==> flow/design.v <==
`default_nettype none
module busBridge3
  (i_CLK,
   i_rst,
   i_dataRx,
   i_strobeRx,
   o_dataTx,
   i_strobeTx,
   i_strobeSync,
   o_busAddr,
   o_busData,
   i_busData,
   o_busWe,
   o_busRe,
   i_busAck  
   );
   input wire   i_CLK;      
   input wire   i_rst;  
   input wire [7:0] i_dataRx;
   input wire 	    i_strobeRx;  
   output wire [7:0] o_dataTx;
   input wire 	     i_strobeTx;  
   input wire 	     i_strobeSync;
   output reg [31:0] o_busAddr;
   output reg [31:0] o_busData;
   input wire [31:0] i_busData;
   output reg 	     o_busWe;   
   output reg 	     o_busRe;
   input wire 	     i_busAck;
   localparam STROBE_TX_DELAY = 32'd2;  
   reg 		     pendingRead;
   reg [15:0] 	     readMargin;
   reg [15:0] 	     readMarginMin;
   reg [31:0] 	     shiftIn;
   wire [31:0] 	     nextShiftIn = {i_dataRx, shiftIn[31:8]};
   reg [31:0] 	     shiftOut;
   wire [31:0] 	     nextShiftOut = {8'd0, shiftOut[31:8]};
   assign o_dataTx = shiftOut[7:0];
   localparam STATE_IDLE = 8'd0;
   localparam STATE_ADDRINC = 8'd1;
   localparam STATE_WORDWIDTH = 8'd2;
   localparam STATE_NWORDS = 8'd3;
   localparam STATE_ADDRWRITE = 8'd4;
   localparam STATE_WRITE = 8'd5;
   localparam STATE_ADDRREAD = 8'd6;
   localparam STATE_READ = 8'd7;
   localparam STATE_MARGIN = 8'd8;
   reg [1:0] 	     nRemMinusOne;
   reg [7:0] 	     state;
   reg [31:0] 	     addr;
   reg [7:0] 	     config_addrInc;
   reg [1:0] 	     config_wordwidthMinusOne;
   reg [15:0] 	     config_nWordsMinusOne;
   reg [15:0] 	     countNWords;
   task doRead(input [31:0] newAddr, input[15:0] paramCountMinusOne);
      begin
	 o_busRe <= 1'b1;
	 o_busAddr <= newAddr;
	 pendingRead <= 1'b1;
	 addr <= newAddr + {24'd0, config_addrInc};
	 readMargin <= 16'd0;	 
	 if (paramCountMinusOne == 16'd0) begin
	    state <= STATE_IDLE;
	    nRemMinusOne <= 2'd0;		 
	    countNWords <= 16'dx;		 
	 end else begin
	    countNWords <= paramCountMinusOne - 16'd1;
	    state <= STATE_READ;
	    nRemMinusOne <= config_wordwidthMinusOne;		 
	 end
      end
   endtask   
   always @(posedge i_CLK) begin
      o_busWe <= 1'b0;
      o_busRe <= 1'b0;      
      o_busAddr <= 32'bx;      
      o_busData <= 32'bx;      
      readMargin <= (readMargin == 16'hFFFF) ? readMargin : readMargin + 16'd1;
      if (i_strobeTx) begin
	 shiftOut 	<= nextShiftOut;
	 if (pendingRead)
	   readMarginMin <= 16'd0;  
	 else
	   readMarginMin <= readMargin < readMarginMin ? readMargin : readMarginMin;  
      end
      if (i_busAck & pendingRead) begin
	 shiftOut <= i_busData;
	 pendingRead <= 1'b0;
	 readMargin <= 16'd0;
      end
      if (i_strobeRx) begin
	 shiftIn <= nextShiftIn;
	 nRemMinusOne <= nRemMinusOne - 2'd1;
	 if (nRemMinusOne == 2'd0) begin
	    case (state)
	      STATE_IDLE: begin
		 case (i_dataRx)
		   STATE_ADDRWRITE: begin
		      state <= i_dataRx; 
		      nRemMinusOne <= 2'd3;
		   end
		   STATE_WRITE: begin
		      state <= i_dataRx;
		      countNWords <= config_nWordsMinusOne;
		      nRemMinusOne <= config_wordwidthMinusOne;      
		   end
		   STATE_ADDRREAD: begin
		      state <= i_dataRx; 
		      nRemMinusOne <= 2'd3;
		   end
		   STATE_ADDRINC: begin
		      state <= i_dataRx; 
		      nRemMinusOne <= 2'd0;
		   end
		   STATE_WORDWIDTH: begin 
		      state <= i_dataRx; 
		      nRemMinusOne <= 2'd0;
		   end
		   STATE_NWORDS: begin 
		      state <= i_dataRx; 
		      nRemMinusOne <= 2'd1;
		   end
		   STATE_READ: begin
		      doRead(addr, config_nWordsMinusOne);
		   end
		   STATE_MARGIN: begin
		      state <= i_dataRx; 
		      nRemMinusOne <= 2'd0;
		      if (pendingRead) begin
			 shiftOut <= 16'd0;
			 pendingRead <= 1'b0;
		      end else begin
			 shiftOut <= (readMarginMin < STROBE_TX_DELAY) ? 32'd0 : readMarginMin - STROBE_TX_DELAY;
		      end
		      readMarginMin <= 16'hFFFF;
		   end
		   default: begin 
		      state <= STATE_IDLE;
		      nRemMinusOne <= 2'd0;
		   end
		 endcase
	      end
	      STATE_ADDRWRITE: begin 
		 addr <= nextShiftIn;
		 state <= STATE_WRITE;
		 countNWords <= config_nWordsMinusOne;
		 nRemMinusOne <= config_wordwidthMinusOne;      
	      end
	      STATE_ADDRREAD: begin
		 doRead(nextShiftIn, config_nWordsMinusOne);
	      end
	      STATE_ADDRINC: begin 
		 config_addrInc <= nextShiftIn[31:24];
		 state <= STATE_IDLE;
		 nRemMinusOne <= 2'd0;
	      end
	      STATE_WORDWIDTH: begin
		 config_wordwidthMinusOne <= nextShiftIn[31:24];
		 state <= STATE_IDLE;
		 nRemMinusOne <= 2'd0;
	      end
	      STATE_NWORDS: begin
		 config_nWordsMinusOne <= nextShiftIn[31:16];
		 state <= STATE_IDLE;
		 nRemMinusOne <= 2'd0;
	      end
	      STATE_WRITE: begin
		 o_busWe <= 1'b1;
		 o_busAddr <= addr;		 
		 case (config_wordwidthMinusOne)
		   2'd0: o_busData <= {24'd0, nextShiftIn[31:24]};		   
		   2'd1: o_busData <= {16'd0, nextShiftIn[31:16]};
		   2'd2: o_busData <= {8'd0, nextShiftIn[31:8]};
		   2'd3: o_busData <= nextShiftIn;
		 endcase
		 addr <= addr + {24'd0, config_addrInc};
		 if (countNWords == 16'd0) begin
		    state <= STATE_IDLE;
		    nRemMinusOne <= 2'd0;		 
		    countNWords <= 16'dx;		 
		 end else begin
		    countNWords <= countNWords - 16'd1;
		    nRemMinusOne <= config_wordwidthMinusOne;		 
		 end
	      end
	      STATE_READ: begin
		 doRead(addr, countNWords);
	      end
	      STATE_MARGIN: begin
		 state <= STATE_IDLE;
		 nRemMinusOne <= 2'd0;		 	      
	      end
	      default: begin
		 state <= STATE_IDLE;
		 nRemMinusOne <= 2'd0;		 	      
	      end
	    endcase
	 end  
      end  
      if (i_strobeSync) begin
	 state <= STATE_IDLE;
	 nRemMinusOne <= 2'd0;
	 pendingRead <= 1'b0;	 
      end
      if (i_rst) begin
	 o_busWe <= 1'b0;
	 o_busRe <= 1'b0;
	 o_busAddr <= 32'd0;
	 pendingRead <= 1'b0;
	 readMargin <= 16'hFFFF;
	 readMarginMin <= 16'hFFFF;
	 shiftIn <= 32'd0;
	 shiftOut <= 32'd0;
	 nRemMinusOne <= 2'd0;
	 state <= STATE_IDLE;
	 addr <= 32'd0;
	 config_addrInc <= 8'd1;
	 config_wordwidthMinusOne <= 2'd3;
	 config_nWordsMinusOne <= 16'd0;
	 countNWords <= 16'd0;
      end
   end   
endmodule
# From RTL to reports: busBridge3
# Module busBridge3 before and after one edit of its RTL, step after step.
# "before" refers to lines of the RTL above, "after" to lines of the edited file.
# "diff": "after" minus "before" as printed here. "rel_change_pct": 100 x difference / "before".
# Not given: -
# inputs
top	busBridge3
clock	i_CLK
library	sky130hd
lib_corner	tt_025C_1v80

# Diff
# Unified diff, file above to edited file.
# A script made this edit; it was not meant as an optimisation.
# begin of diff
@@ -34,5 +34,5 @@
    reg [31:0] 	     shiftIn;
    wire [31:0] 	     nextShiftIn = {i_dataRx, shiftIn[31:8]};
-   reg [31:0] 	     shiftOut;
+   reg [47:0] 	     shiftOut;
    wire [31:0] 	     nextShiftOut = {8'd0, shiftOut[31:8]};
    assign o_dataTx = shiftOut[7:0];
# end of diff

# Word-level counts
# Source: Yosys, flattened and elaborated, memories not mapped. Widths are those after wreduce. Registers that Yosys merges into a memory's read port (data or address) are not register bits. Print and check cells do not count. Equal cells are merged and count once.
# bits
element	before	after	diff	rel_change_pct
reg_bits	247	263	16	6.48
output_inout_bits	74	74	0	0.00
word_cells	123	123	0	0.00
input_bits	46	46	0	0.00
# op_classes
element	before	after	diff	rel_change_pct
compare	2	2	0	0.00
muxes	54	54	0	0.00
add_sub_neg	7	7	0	0.00
n_eq	22	22	0	0.00
n_logic	3	3	0	0.00
reduce_and_logical	19	19	0	0.00
# ops
op	before	after	diff	rel_change_pct
32-bit two-way mux	15	7	-8	-53.33
48-bit two-way mux	0	8	8	-
# Operator kinds equal on both sides are left out: 41.

# Logic depth
# Yosys ltp: most cells in a row. Word level: on the elaborated netlist, between registers, memories and ports. Mapped: between sequential cells and ports; inverters and the memories' decode and read muxes count.
# logic_depth
element	before	after	diff	rel_change_pct
depth_word	8	8	0	0.00
abc_area	0	0	-	-
mapped_depth	19	18	-1	-5.26
mapped_depth_nobuf	13	13	0	0.00

# Netlist
# The flow's flattened synthesis, as Yosys stat reports it; memories are mapped. The netlist is that of the ABC_AREA named above (0 if unset); the other value can give another one.
# by_type
cell	before	after	diff	rel_change_pct
sky130_fd_sc_hd__nand2_1	169	215	46	27.22
sky130_fd_sc_hd__a21oi_1	115	152	37	32.17
sky130_fd_sc_hd__clkbuf_1	101	125	24	23.76
sky130_fd_sc_hd__nor2_1	153	131	-22	-14.38
sky130_fd_sc_hd__mux2i_1	108	87	-21	-19.44
sky130_fd_sc_hd__a221o_1	0	16	16	-
sky130_fd_sc_hd__buf_2	18	3	-15	-83.33
sky130_fd_sc_hd__nand3_1	41	55	14	34.15
sky130_fd_sc_hd__o221ai_1	16	3	-13	-81.25
sky130_fd_sc_hd__nand4_1	28	18	-10	-35.71
sky130_fd_sc_hd__mux2_2	27	17	-10	-37.04
sky130_fd_sc_hd__nor3_1	41	32	-9	-21.95
sky130_fd_sc_hd__o211ai_1	8	16	8	100.00
sky130_fd_sc_hd__nor3b_1	1	8	7	700.00
sky130_fd_sc_hd__and2_1	7	13	6	85.71
sky130_fd_sc_hd__o41ai_1	1	7	6	600.00
sky130_fd_sc_hd__xor2_1	19	24	5	26.32
sky130_fd_sc_hd__o211a_1	0	5	5	-
# Cell types equal on both sides are left out: 14.
# Not every row of either side is listed.
# synth_totals
element	before	after	diff	rel_change_pct
sequential_area_um2	4784.6	4784.6	0.0	0.00
mapped_cells	1588	1631	43	2.71
ff_cells	239	239	0	0.00
n_buf	134	144	10	7.46
synth_area_um2	12998.7	12959.9	-38.8	-0.30

# Timing after synthesis
# OpenSTA on the mapped netlist: ideal clock, no wires. The path of least setup slack (recovery checks aside). Input and output delay are each 20% of the period. Register names are those of the netlist, which keeps one name where synthesis merged equal registers.
# synth_path
element	before	after	diff	rel_change_pct
kind	register to register	register to register	-	-
from	register state[0]	register state[3]	-	-
to	register addr[10]	register addr[28]	-	-
period_ns	5.0	5.0	0.0	0.00
slack_ns	0.460	0.577	0.117	-
path_delay_ns	4.539	4.423	-0.116	-2.56
setup_time_ns	0.133	0.131	-0.002	-
driving_pins	19	18	-1	-5.26
arrival_ns	4.406	4.292	-0.114	-2.59
path_buffers	5	4	-1	-20.00
synth_period_reached_ns	4.54	4.423	-0.117	-2.58
# "path_delay_ns" is the arrival time less input delay plus setup time.
# "driving_pins" counts driving pins, that of a launching flip-flop among them; a cell with two outputs on the path counts twice.
# "synth_period_reached_ns" = period - worst setup slack (recovery checks aside). The figure is calculated, with input and output delays left at 20% of the set period.
# Between the ends stands the longest chain of elaborated cells between them, by number of cells; it is not shown to be the way that was timed. Of several equally long chains one is given.
# A line is the first line of the expression or statement that the cell stems from. Yosys adds cells for indexed reads and writes and turns some case tables into memories.
# A register here has more assigning lines than the two given.
# synth_via_before
cell_sequence	sky130_fd_sc_hd__dfxtp_1 sky130_fd_sc_hd__clkbuf_1 sky130_fd_sc_hd__nor4b_2 sky130_fd_sc_hd__nand2_1 sky130_fd_sc_hd__clkbuf_1 sky130_fd_sc_hd__clkbuf_1 sky130_fd_sc_hd__buf_1 sky130_fd_sc_hd__clkbuf_1 sky130_fd_sc_hd__nand2_1 sky130_fd_sc_hd__nand2_1 sky130_fd_sc_hd__ha_1 sky130_fd_sc_hd__fa_1 sky130_fd_sc_hd__a211oi_1 sky130_fd_sc_hd__nor2_1 sky130_fd_sc_hd__o41ai_1 sky130_fd_sc_hd__a21o_1 sky130_fd_sc_hd__mux2_2 sky130_fd_sc_hd__a211oi_1 sky130_fd_sc_hd__nor4_1
elab_chain_len	4
cells_between	10
lines_between	1
cone_classes	5 x eq/ne; 1 x mux; 4 x reduce/logical
# synth_lines_before
element	line	source
from (decl)	49	reg [7:0] state;
from (assign)	99	state <= i_dataRx;
from (assign)	103	state <= i_dataRx;
8-bit by 3-bit equality test with 1-bit output	95	case (state)
2-bit OR reduction	-
4-bit nonzero test	-
4-bit AND reduction	-
to (assign)	144	addr <= nextShiftIn;
to (assign)	176	addr <= addr + {24'd0, config_addrInc};
to (decl)	50	reg [31:0] addr;
# synth_via_after
cell_sequence	sky130_fd_sc_hd__dfxtp_1 sky130_fd_sc_hd__clkbuf_1 sky130_fd_sc_hd__nor4b_1 sky130_fd_sc_hd__and2_0 sky130_fd_sc_hd__clkbuf_1 sky130_fd_sc_hd__buf_1 sky130_fd_sc_hd__nand2_1 sky130_fd_sc_hd__nand2_1 sky130_fd_sc_hd__ha_1 sky130_fd_sc_hd__fa_1 sky130_fd_sc_hd__a211oi_1 sky130_fd_sc_hd__o211ai_1 sky130_fd_sc_hd__nand2_1 sky130_fd_sc_hd__or4_1 sky130_fd_sc_hd__buf_2 sky130_fd_sc_hd__or4b_1 sky130_fd_sc_hd__a31oi_1 sky130_fd_sc_hd__o41ai_1
elab_chain_len	4
cells_between	10
lines_between	1
cone_classes	5 x eq/ne; 1 x mux; 4 x reduce/logical
# synth_lines_after
element	line	source
from (decl)	49	reg [7:0] state;
from (assign)	99	state <= i_dataRx;
from (assign)	103	state <= i_dataRx;
8-bit by 3-bit equality test with 1-bit output	95	case (state)
2-bit OR reduction	-
4-bit nonzero test	-
4-bit AND reduction	-
to (assign)	144	addr <= nextShiftIn;
to (assign)	176	addr <= addr + {24'd0, config_addrInc};
to (decl)	50	reg [31:0] addr;

# Path in the finished layout
# Path of least setup slack in the final report of the runs of pair A (OpenROAD, finished layout, wires in). Where an end is a register, its clock arrival counts in the times.
# layout_path
element	before	after	diff	rel_change_pct
kind	register to register	register to register	-	-
from	register state[3]	register state[5]	-	-
to	register addr[16]	register addr[28]	-	-
path_buffers	0	0	0	-
period_ns	5.0	5.0	0.0	0.00
driving_pins	14	13	-1	-7.14
setup_time_ns	0.12	0.15	0.03	-
arrival_ns	5.07	4.81	-0.26	-5.13
slack_ns	0.36	0.58	0.22	-
# Between the ends stands the longest chain of elaborated cells between them, by number of cells; it is not shown to be the way that was timed. Of several equally long chains one is given.
# A register here has more assigning lines than the two given.
# layout_via_before
cell_sequence	sky130_fd_sc_hd__dfxtp_1 sky130_fd_sc_hd__or4_1 sky130_fd_sc_hd__nor3_4 sky130_fd_sc_hd__nand2_1 sky130_fd_sc_hd__nand2_1 sky130_fd_sc_hd__ha_1 sky130_fd_sc_hd__fa_1 sky130_fd_sc_hd__a211oi_1 sky130_fd_sc_hd__nor2_1 sky130_fd_sc_hd__o41a_1 sky130_fd_sc_hd__nand2_1 sky130_fd_sc_hd__or4b_2 sky130_fd_sc_hd__a311oi_1 sky130_fd_sc_hd__nor3_1
elab_chain_len	4
cells_between	10
lines_between	1
cone_classes	5 x eq/ne; 1 x mux; 4 x reduce/logical
# layout_lines_before
element	line	source
from (decl)	49	reg [7:0] state;
from (assign)	99	state <= i_dataRx;
from (assign)	103	state <= i_dataRx;
8-bit by 3-bit equality test with 1-bit output	95	case (state)
2-bit OR reduction	-
4-bit nonzero test	-
4-bit AND reduction	-
to (assign)	144	addr <= nextShiftIn;
to (assign)	176	addr <= addr + {24'd0, config_addrInc};
to (decl)	50	reg [31:0] addr;
# layout_via_after
cell_sequence	sky130_fd_sc_hd__dfxtp_1 sky130_fd_sc_hd__or4_1 sky130_fd_sc_hd__or3_2 sky130_fd_sc_hd__nand2_1 sky130_fd_sc_hd__nand2_1 sky130_fd_sc_hd__ha_1 sky130_fd_sc_hd__a211oi_1 sky130_fd_sc_hd__o211ai_1 sky130_fd_sc_hd__nand2_1 sky130_fd_sc_hd__or4_1 sky130_fd_sc_hd__or4b_1 sky130_fd_sc_hd__a31oi_1 sky130_fd_sc_hd__o41ai_1
elab_chain_len	4
cells_between	10
lines_between	1
cone_classes	5 x eq/ne; 1 x mux; 4 x reduce/logical
# layout_lines_after
element	line	source
from (decl)	49	reg [7:0] state;
from (assign)	99	state <= i_dataRx;
from (assign)	103	state <= i_dataRx;
8-bit by 3-bit equality test with 1-bit output	95	case (state)
2-bit OR reduction	-
4-bit nonzero test	-
4-bit AND reduction	-
to (assign)	144	addr <= nextShiftIn;
to (assign)	176	addr <= addr + {24'd0, config_addrInc};
to (decl)	50	reg [31:0] addr;

# Measured runs
# Runs of the flow (Yosys, OpenROAD) on both versions; the two runs of a pair have the same settings. The constraints put input and output delay at 20% of the set period each and load the outputs with 0.01 pF.
# settings_pair_A
CORE_UTILIZATION	40
period_ns	5.0
CAP_MARGIN	20
CORE_MARGIN	2
SLEW_MARGIN	20
# measured_pair_A
element	before	after	diff	rel_change_pct
final_util_frac	0.479	0.485	0.006	-
hold_ws_ns	0.457	0.459	0.002	-
post_route_stdcell_area_um2	15472.3	15374.7	-97.6	-0.63
post_synth_area_um2	12998.7	12959.9	-38.8	-0.30
fin_power_uw	5432	5170	-262	-4.82
worstSetupSlack_ns	0.361	0.582	0.221	-
die_footprint_um2	33955.4	33856.0	-99.4	-0.29
tns_setup_ns	0.000	0.000	0.000	-
period_reached_ns	4.639	4.418	-0.221	-4.76
# settings_pair_B
ABC_AREA	0
CORE_ASPECT_RATIO	0.61
CORE_UTILIZATION	70
MAX_ROUTING_LAYER	met4
PLACE_DENSITY	0.7
SETUP_SLACK_MARGIN	0.71
TNS_END_PERCENT	5
period_ns	7.25
CAP_MARGIN	20
CORE_MARGIN	2
SLEW_MARGIN	20
# measured_pair_B
element	before	after	diff	rel_change_pct
final_util_frac	0.829	0.825	-0.004	-
hold_ws_ns	0.475	0.464	-0.011	-
post_route_stdcell_area_um2	14903.0	14830.5	-72.5	-0.49
post_synth_area_um2	12998.7	12959.9	-38.8	-0.30
fin_power_uw	3644	3441	-203	-5.57
worstSetupSlack_ns	2.061	2.371	0.310	-
die_footprint_um2	19709.0	19651.8	-57.2	-0.29
tns_setup_ns	0.000	0.000	0.000	-
period_reached_ns	5.189	4.879	-0.310	-5.97
# By "period_reached_ns" is meant the clock period of the run minus its worst setup slack. This is arithmetic on one report: input and output delays are still those of the set period (20% each).
# By "fin_power_uw" is meant OpenSTA's value without simulated activity: inputs other than the clock are taken to toggle once in ten clock periods, and the tool carries that through the logic.
